==> flow/design.v <==
module MUX(input [31:0] DMAport, output reg [24:0] out0, out1, out2, out3, out4, out5);
	always @ (*) begin
		out0 = 25'b0;
		out1 = 25'b0;
		out2 = 25'b0;
		out3 = 25'b0;
		out4 = 25'b0;
		out5 = 25'b0;
		case(DMAport[2:0])
			3'b000: out0 = DMAport[31:7];
			3'b001: out1 = DMAport[31:7];
			3'b010: out2 = DMAport[31:7];
			3'b011: out3 = DMAport[31:7];
			3'b100: out4 = DMAport[31:7];
			3'b101: out5 = DMAport[31:7];
			default:;
		endcase
	end
endmodule
module Register(input clk, input rst, input enable, input [23:0] datain, output reg [23:0] dataout);
	always @ (posedge clk or posedge rst) begin
		if (rst)
			dataout <= 24'b0;
		else if(enable)
			dataout <= datain;
	end
endmodule
module Wallace_BaughWooley (
    input  signed [7:0] a,
    input  signed [7:0] b,
    output signed [15:0] prod
);
    assign prod = a * b;
endmodule
module ConvEngine (
    input         clk,
    input         rst,
    input  [31:0] DMAport,        
    input         acc_enable,     
    input         acc_clear,      
    output [31:0] result          
);
    wire [24:0] mux_out0, mux_out1, mux_out2, mux_out3, mux_out4, mux_out5;
    MUX demux (
        .DMAport(DMAport),
        .out0(mux_out0),
        .out1(mux_out1),
        .out2(mux_out2),
        .out3(mux_out3),
        .out4(mux_out4),
        .out5(mux_out5)
    );
    wire [23:0] reg_data [5:0];
    Register reg0 (
        .clk(clk),
        .rst(rst),
        .enable(mux_out0[0]),
        .datain(mux_out0[24:1]),
        .dataout(reg_data[0])
    );
    Register reg1 (
        .clk(clk),
        .rst(rst),
        .enable(mux_out1[0]),
        .datain(mux_out1[24:1]),
        .dataout(reg_data[1])
    );
    Register reg2 (
        .clk(clk),
        .rst(rst),
        .enable(mux_out2[0]),
        .datain(mux_out2[24:1]),
        .dataout(reg_data[2])
    );
    Register reg3 (
        .clk(clk),
        .rst(rst),
        .enable(mux_out3[0]),
        .datain(mux_out3[24:1]),
        .dataout(reg_data[3])
    );
    Register reg4 (
        .clk(clk),
        .rst(rst),
        .enable(mux_out4[0]),
        .datain(mux_out4[24:1]),
        .dataout(reg_data[4])
    );
    Register reg5 (
        .clk(clk),
        .rst(rst),
        .enable(mux_out5[0]),
        .datain(mux_out5[24:1]),
        .dataout(reg_data[5])
    );
    wire signed [7:0] pixel [8:0];
    wire signed [7:0] kernel [8:0];
    assign pixel[0] = reg_data[0][23:16];
    assign pixel[1] = reg_data[0][15:8];
    assign pixel[2] = reg_data[0][7:0];
    assign pixel[3] = reg_data[1][23:16];
    assign pixel[4] = reg_data[1][15:8];
    assign pixel[5] = reg_data[1][7:0];
    assign pixel[6] = reg_data[2][23:16];
    assign pixel[7] = reg_data[2][15:8];
    assign pixel[8] = reg_data[2][7:0];
    assign kernel[0] = reg_data[3][23:16];
    assign kernel[1] = reg_data[3][15:8];
    assign kernel[2] = reg_data[3][7:0];
    assign kernel[3] = reg_data[4][23:16];
    assign kernel[4] = reg_data[4][15:8];
    assign kernel[5] = reg_data[4][7:0];
    assign kernel[6] = reg_data[5][23:16];
    assign kernel[7] = reg_data[5][15:8];
    assign kernel[8] = reg_data[5][7:0];
    wire signed [15:0] prod [8:0];
    Wallace_BaughWooley mult0 (.a(pixel[0]), .b(kernel[0]), .prod(prod[0]));
    Wallace_BaughWooley mult1 (.a(pixel[1]), .b(kernel[1]), .prod(prod[1]));
    Wallace_BaughWooley mult2 (.a(pixel[2]), .b(kernel[2]), .prod(prod[2]));
    Wallace_BaughWooley mult3 (.a(pixel[3]), .b(kernel[3]), .prod(prod[3]));
    Wallace_BaughWooley mult4 (.a(pixel[4]), .b(kernel[4]), .prod(prod[4]));
    Wallace_BaughWooley mult5 (.a(pixel[5]), .b(kernel[5]), .prod(prod[5]));
    Wallace_BaughWooley mult6 (.a(pixel[6]), .b(kernel[6]), .prod(prod[6]));
    Wallace_BaughWooley mult7 (.a(pixel[7]), .b(kernel[7]), .prod(prod[7]));
    Wallace_BaughWooley mult8 (.a(pixel[8]), .b(kernel[8]), .prod(prod[8]));
    wire signed [31:0] prod_ext [8:0];
    assign prod_ext[0] = {{16{prod[0][15]}}, prod[0]};
    assign prod_ext[1] = {{16{prod[1][15]}}, prod[1]};
    assign prod_ext[2] = {{16{prod[2][15]}}, prod[2]};
    assign prod_ext[3] = {{16{prod[3][15]}}, prod[3]};
    assign prod_ext[4] = {{16{prod[4][15]}}, prod[4]};
    assign prod_ext[5] = {{16{prod[5][15]}}, prod[5]};
    assign prod_ext[6] = {{16{prod[6][15]}}, prod[6]};
    assign prod_ext[7] = {{16{prod[7][15]}}, prod[7]};
    assign prod_ext[8] = {{16{prod[8][15]}}, prod[8]};
    wire signed [31:0] sum_products;
    assign sum_products = prod_ext[0] + prod_ext[1] + prod_ext[2] +
                          prod_ext[3] + prod_ext[4] + prod_ext[5] +
                          prod_ext[6] + prod_ext[7] + prod_ext[8];
    reg signed [31:0] accumulator;
    always @(posedge clk or posedge rst) begin
        if (rst) begin
            accumulator <= 32'b0;
        end else if (acc_clear) begin
            accumulator <= 32'b0;
        end else if (acc_enable) begin
            accumulator <= accumulator + sum_products;
        end
    end
    assign result = accumulator;
endmodule
Tool chain data of ConvEngine:

The steps from the RTL of ConvEngine to its reports follow in flow order.
Lines are those of the file above, counted from 1.
Operators: Yosys type, input widths -> output width; for muxes data width and select width s.
Cell names lack the library's common part.
The mark -- stands for no value.

* design top: ConvEngine
* clock input: clk
* standard-cell library: sky130hd
* timing corner: tt_025C_1v80

Elaborated design:

Yosys after proc, flatten, opt, wreduce and memory -nomap, before mapping. Print and check cells are not counted. Equal cells are merged and count once.

* elaborated cells: 40
* output and inout bits: 32
* register bits after elaboration: 176

* $add $sub $neg: 9
* reduce/logical cells: 2
* equality and inequality tests: 5
* $mul: 9
* muxes and demuxes: 8

Operators with widths (count)
* $mul 8x8->16: 9
* $mux 25: 6
* $mux 32: 2
* $add 32x24->32: 1
* $add 23x16->24: 1
* $add 22x16->23: 1
* $add 21x16->22: 1
* $add 20x16->21: 1
* $add 19x16->20: 1
* $add 18x16->19: 1
* $add 17x16->18: 1
* $add 16x16->17: 1
* $eq 3x2->1 const B: 2
* $eq 3x3->1 const B: 2
* $eq 3x1->1 const B: 1
* $logic_not 3->1: 1
* $reduce_bool 2->1: 1

Logic depth:

Yosys ltp: most cells in a row. Word level: on the elaborated netlist, between registers, memories and ports. Mapped: between sequential cells and ports; inverters and the memories' decode and read muxes count.

* depth in word-level cells: 12
* ABC_AREA: 0
* mapped depth: 31

After synthesis:

Yosys stat after the flow's synthesis: flattened, memories mapped to cells. It holds for the ABC_AREA given above (unset counts as 0); a run with the other value may have another netlist.
Totals and module areas in this step are rounded.

* buffer cells: 57
* cell area after synthesis: 35740 um^2
* cells in the netlist: 3363
* flip-flop cells: 176

Cell types (count)
* fa_1: 908
* dfrtp_1: 176
* inv_1: 1044
* ha_1: 215
* and2_1: 307
* mux2_2: 144
* nand2_1: 214
* xnor2_1: 28
* nand2b_1: 35
* nor2b_1: 34
* clkbuf_1: 55
* mux2i_1: 18
* nor2_1: 43
* a21oi_1: 23
* o21ai_0: 14
* a21o_1: 9
* o21a_1: 9
* xor2_1: 7

Other cell types: 39; their cells: 80.
By module: a second synthesis without flattening, with its own total; a netlist apart from the flattened one above.

* cells (unflattened synthesis): 3817
* area (unflattened synthesis): 38440 um^2

Each row is one instance without its submodules.

Modules
* Wallace_BaughWooley: cells 284, sequential area 0.0 um^2, area 2512 um^2, times used 9
* ConvEngine: cells 751, sequential area 800.8 um^2, area 7729 um^2, times used 1
* Register: cells 52, sequential area 600.6 um^2, area 1001 um^2, times used 6
* MUX: cells 198, sequential area 0.0 um^2, area 2095 um^2, times used 1

Worst setup path after synthesis:

OpenSTA on the mapped netlist: ideal clock, no wires. The path of least setup slack (recovery checks aside). Input and output delay are each 20% of the period. Register names are those of the netlist, which keeps one name where synthesis merged equal registers.

* path type: register to register
* start point: register reg3.dataout[16]
* end point: register accumulator[31]
* arrival time: 8.613 ns
* period: 10.0 ns
* setup slack: 1.305 ns
* stages on the path: 26
* library setup time: 0.082 ns
* delay of the path: 8.695 ns
* synthesis period reached: 8.695 ns

"delay of the path" is the arrival time less input delay plus setup time.
"stages on the path" counts driving pins, that of a launching flip-flop among them; a cell with two outputs on the path counts twice.
"synthesis period reached" = period - worst setup slack (recovery checks aside). The figure is calculated, with input and output delays left at 20% of the set period.
The rows between start and end are the longest chain of elaborated cells between them; the timing report does not say that the signal goes this way. Where chains are equally long, one stands for them.
A line is the first line of the expression or statement that the cell stems from. Yosys adds cells for indexed reads and writes and turns some case tables into memories.
At most two assigning lines are given for a register; there are more.

* cell sequence: dfrtp_1 clkbuf_1 and2_1 fa_1 fa_1 fa_1 fa_1 fa_1 inv_1 fa_1 inv_1 fa_1 fa_1 fa_1 inv_1 fa_1 inv_1 ha_1 a21oi_2 o21bai_1 a2111o_1 nor3b_2 o31a_2 a21oi_2 or4b_1 a31oi_1
* length of the longest elaborated chain: 12
* elaborated cells between the ends (all ways): 12
* source lines of those cells: 5

Ends and longest elaborated chain, post-synthesis
* start: declaration: RTL line 20 `module Register(input clk, input rst, input enable, input [23:0] datain, output reg [23:0] dataout);`
* start: assignment: RTL line 23 `dataout <= 24'b0;`
* start: assignment: RTL line 25 `dataout <= datain;`
* $mul 8x8->16: RTL line 33 `assign prod = a * b;`
* $add 16x16->17: RTL line 137
* $add 17x16->18: RTL line 137
* $add 18x16->19: RTL line 137
* $add 19x16->20: RTL line 137
* $add 20x16->21: RTL line 137
* $add 21x16->22: RTL line 137
* $add 22x16->23: RTL line 137
* $add 23x16->24: RTL line 137
* $add 32x24->32: RTL line 147
* $mux 32: RTL line 146 `end else if (acc_enable) begin`
* $mux 32: RTL line 144 `end else if (acc_clear) begin`
* end: assignment: RTL line 143 `accumulator <= 32'b0;`
* end: assignment: RTL line 147
* end: declaration: RTL line 140 `reg signed [31:0] accumulator;`

Worst path after layout:

Path of least setup slack in the final report of flow run 2 (OpenROAD, finished layout, wires in). Where an end is a register, its clock arrival counts in the times.

* path type: register to register
* start point: register reg1.dataout[23]
* end point: register accumulator[31]
* arrival time: 9.60 ns
* period: 10.0 ns
* setup slack: 0.83 ns
* stages on the path: 27
* library setup time: 0.08 ns

The rows between start and end are the longest chain of elaborated cells between them; the timing report does not say that the signal goes this way. Where chains are equally long, one stands for them.
At most two assigning lines are given for a register; there are more.

* cell sequence: dfrtp_1 clkbuf_2 nand2_1 fa_2 inv_1 fa_1 inv_1 fa_1 fa_1 fa_1 fa_1 fa_2 clkinvlp_4 buf_4 fa_1 fa_1 inv_1 fa_1 inv_1 ha_1 a21o_1 a2111o_1 nor3b_4 o31a_2 a21oi_2 or4b_1 a31oi_1
* length of the longest elaborated chain: 10
* elaborated cells between the ends (all ways): 10
* source lines of those cells: 5

Ends and longest elaborated chain, after layout
* start: declaration: RTL line 20 `module Register(input clk, input rst, input enable, input [23:0] datain, output reg [23:0] dataout);`
* start: assignment: RTL line 23 `dataout <= 24'b0;`
* start: assignment: RTL line 25 `dataout <= datain;`
* $mul 8x8->16: RTL line 33 `assign prod = a * b;`
* $add 18x16->19: RTL line 137
* $add 19x16->20: RTL line 137
* $add 20x16->21: RTL line 137
* $add 21x16->22: RTL line 137
* $add 22x16->23: RTL line 137
* $add 23x16->24: RTL line 137
* $add 32x24->32: RTL line 147
* $mux 32: RTL line 146 `end else if (acc_enable) begin`
* $mux 32: RTL line 144 `end else if (acc_clear) begin`
* end: assignment: RTL line 143 `accumulator <= 32'b0;`
* end: assignment: RTL line 147
* end: declaration: RTL line 140 `reg signed [31:0] accumulator;`

Subject: ConvEngine on sky130hd, stored results

Hello all,

Measured results for ConvEngine: 4 stored runs of the Yosys and OpenROAD flow on sky130hd. The settings differ; the order carries no meaning. The constraints put input and output delay at 20% of the set period each and load the outputs with 0.01 pF.
"reached clock period": clock period set for the run, less the worst setup slack. It is reckoned from that one timing run; input and output delays stay at 20% of the period that was set.
"critical setup path time" means the part of the period allowed to the worst setup path (the constraints hold back 20% at inputs and 20% at outputs) less its slack; where the path has registers, the arrival times of their clocks count too.
Results are given in rounded form.

### Flow run 1

==> flow/run.sh <==
#!/bin/bash
# the make line also repeats the synthesis and layout settings of config.mk as NAME=value (left out here)
make -C /OpenROAD-flow-scripts/flow DESIGN_CONFIG=/design/flow/config.mk WORK_HOME=/design/flow/orfs CLKGATE_MAP_FILE= finish
==> flow/config.mk <==
export PLATFORM = sky130hd
export DESIGN_NAME = ConvEngine
export DESIGN_NICKNAME = ConvEngine
export VERILOG_FILES = /design/flow/design.v
export SDC_FILE = /design/flow/constraint.sdc
export NUM_CORES = 4
export LEC_CHECK = 0
export CAP_MARGIN = 15
export CELL_PAD_IN_SITES_DETAIL_PLACEMENT = 1
export CORE_MARGIN = 2
export CORE_UTILIZATION = 72
export GPL_TIMING_DRIVEN = 0
export SETUP_SLACK_MARGIN = 0.65
export SLEW_MARGIN = 20
export TNS_END_PERCENT = 70
==> flow/constraint.sdc <==
create_clock -name core_clock -period 10.0 [get_ports {clk}]
set_input_delay 2.0000 -clock core_clock [delete_from_list [all_inputs] [get_ports {clk}]]
set_output_delay 2.0000 -clock core_clock [all_outputs]
set_load 0.01 [all_outputs]

Outcome of flow run 1: unfinished; error DPL-0033 in placement

### Flow run 2

==> flow/run.sh <==
#!/bin/bash
# the make line also repeats the synthesis and layout settings of config.mk as NAME=value (left out here)
make -C /OpenROAD-flow-scripts/flow DESIGN_CONFIG=/design/flow/config.mk WORK_HOME=/design/flow/orfs CLKGATE_MAP_FILE= finish
==> flow/config.mk <==
export PLATFORM = sky130hd
export DESIGN_NAME = ConvEngine
export DESIGN_NICKNAME = ConvEngine
export VERILOG_FILES = /design/flow/design.v
export SDC_FILE = /design/flow/constraint.sdc
export NUM_CORES = 4
export LEC_CHECK = 0
export CAP_MARGIN = 15
export CORE_MARGIN = 2
export CORE_UTILIZATION = 40
export GPL_TIMING_DRIVEN = 0
export SETUP_SLACK_MARGIN = 0.65
export SLEW_MARGIN = 20
export TNS_END_PERCENT = 15
==> flow/constraint.sdc <==
create_clock -name core_clock -period 10.0 [get_ports {clk}]
set_input_delay 2.0000 -clock core_clock [delete_from_list [all_inputs] [get_ports {clk}]]
set_output_delay 2.0000 -clock core_clock [all_outputs]
set_load 0.01 [all_outputs]

Results of flow run 2:
- Critical setup path time: 9.17 ns
- Type of the worst setup path: register to register
- Worst hold slack in the final report: 0.563 ns
- Full die area: 91760 um^2
- Utilization after layout: 0.438
- Reached clock period: 9.169 ns
- Total negative slack on setup checks: 0.000 ns
- Worst slack on setup checks: 0.831 ns
- Synthesis area: 35740 um^2

### Flow run 3

==> flow/run.sh <==
#!/bin/bash
# the make line also repeats the synthesis and layout settings of config.mk as NAME=value (left out here)
make -C /OpenROAD-flow-scripts/flow DESIGN_CONFIG=/design/flow/config.mk WORK_HOME=/design/flow/orfs CLKGATE_MAP_FILE= finish
==> flow/config.mk <==
export PLATFORM = sky130hd
export DESIGN_NAME = ConvEngine
export DESIGN_NICKNAME = ConvEngine
export VERILOG_FILES = /design/flow/design.v
export SDC_FILE = /design/flow/constraint.sdc
export NUM_CORES = 4
export LEC_CHECK = 0
export ABC_AREA = 1
export CAP_MARGIN = 0
export CELL_PAD_IN_SITES_DETAIL_PLACEMENT = 0
export CELL_PAD_IN_SITES_GLOBAL_PLACEMENT = 1
export CORE_ASPECT_RATIO = 1.03
export CORE_MARGIN = 5
export CORE_UTILIZATION = 21
export CTS_CLUSTER_SIZE = 11
export GPL_ROUTABILITY_DRIVEN = 0
export GPL_TIMING_DRIVEN = 1
export HOLD_SLACK_MARGIN = 0.03
export MAX_ROUTING_LAYER = met4
export MIN_ROUTING_LAYER = met1
export PLACE_DENSITY = 0.78
export SETUP_SLACK_MARGIN = -0.64
export SLEW_MARGIN = 20
==> flow/constraint.sdc <==
create_clock -name core_clock -period 11.6 [get_ports {clk}]
set_input_delay 2.3200 -clock core_clock [delete_from_list [all_inputs] [get_ports {clk}]]
set_output_delay 2.3200 -clock core_clock [all_outputs]
set_load 0.01 [all_outputs]

Results of flow run 3:
- Critical setup path time: 8.86 ns
- Type of the worst setup path: register to register
- Worst hold slack in the final report: 0.542 ns
- Full die area: 182900 um^2
- Utilization after layout: 0.232
- Reached clock period: 8.859 ns
- Total negative slack on setup checks: 0.000 ns
- Worst slack on setup checks: 2.741 ns
- Synthesis area: 36640 um^2

### Flow run 4

==> flow/run.sh <==
#!/bin/bash
# the make line also repeats the synthesis and layout settings of config.mk as NAME=value (left out here)
make -C /OpenROAD-flow-scripts/flow DESIGN_CONFIG=/design/flow/config.mk WORK_HOME=/design/flow/orfs CLKGATE_MAP_FILE= finish
==> flow/config.mk <==
export PLATFORM = sky130hd
export DESIGN_NAME = ConvEngine
export DESIGN_NICKNAME = ConvEngine
export VERILOG_FILES = /design/flow/design.v
export SDC_FILE = /design/flow/constraint.sdc
export NUM_CORES = 4
export LEC_CHECK = 0
export ABC_AREA = 0
export CAP_MARGIN = 20
export CELL_PAD_IN_SITES_DETAIL_PLACEMENT = 1
export CORE_ASPECT_RATIO = 0.69
export CORE_MARGIN = 5
export CORE_UTILIZATION = 15
export CTS_CLUSTER_SIZE = 14
export GPL_TIMING_DRIVEN = 1
export SETUP_SLACK_MARGIN = 0.91
export SLEW_MARGIN = 20
export TNS_END_PERCENT = 95
==> flow/constraint.sdc <==
create_clock -name core_clock -period 13.3 [get_ports {clk}]
set_input_delay 2.6600 -clock core_clock [delete_from_list [all_inputs] [get_ports {clk}]]
set_output_delay 2.6600 -clock core_clock [all_outputs]
set_load 0.01 [all_outputs]

Results of flow run 4:
- Critical setup path time: 10.09 ns
- Type of the worst setup path: register to register
- Worst hold slack in the final report: 0.588 ns
- Full die area: 248300 um^2
- Utilization after layout: 0.173
- Reached clock period: 10.089 ns
- Total negative slack on setup checks: 0.000 ns
- Worst slack on setup checks: 3.211 ns
- Synthesis area: 35740 um^2

Thanks
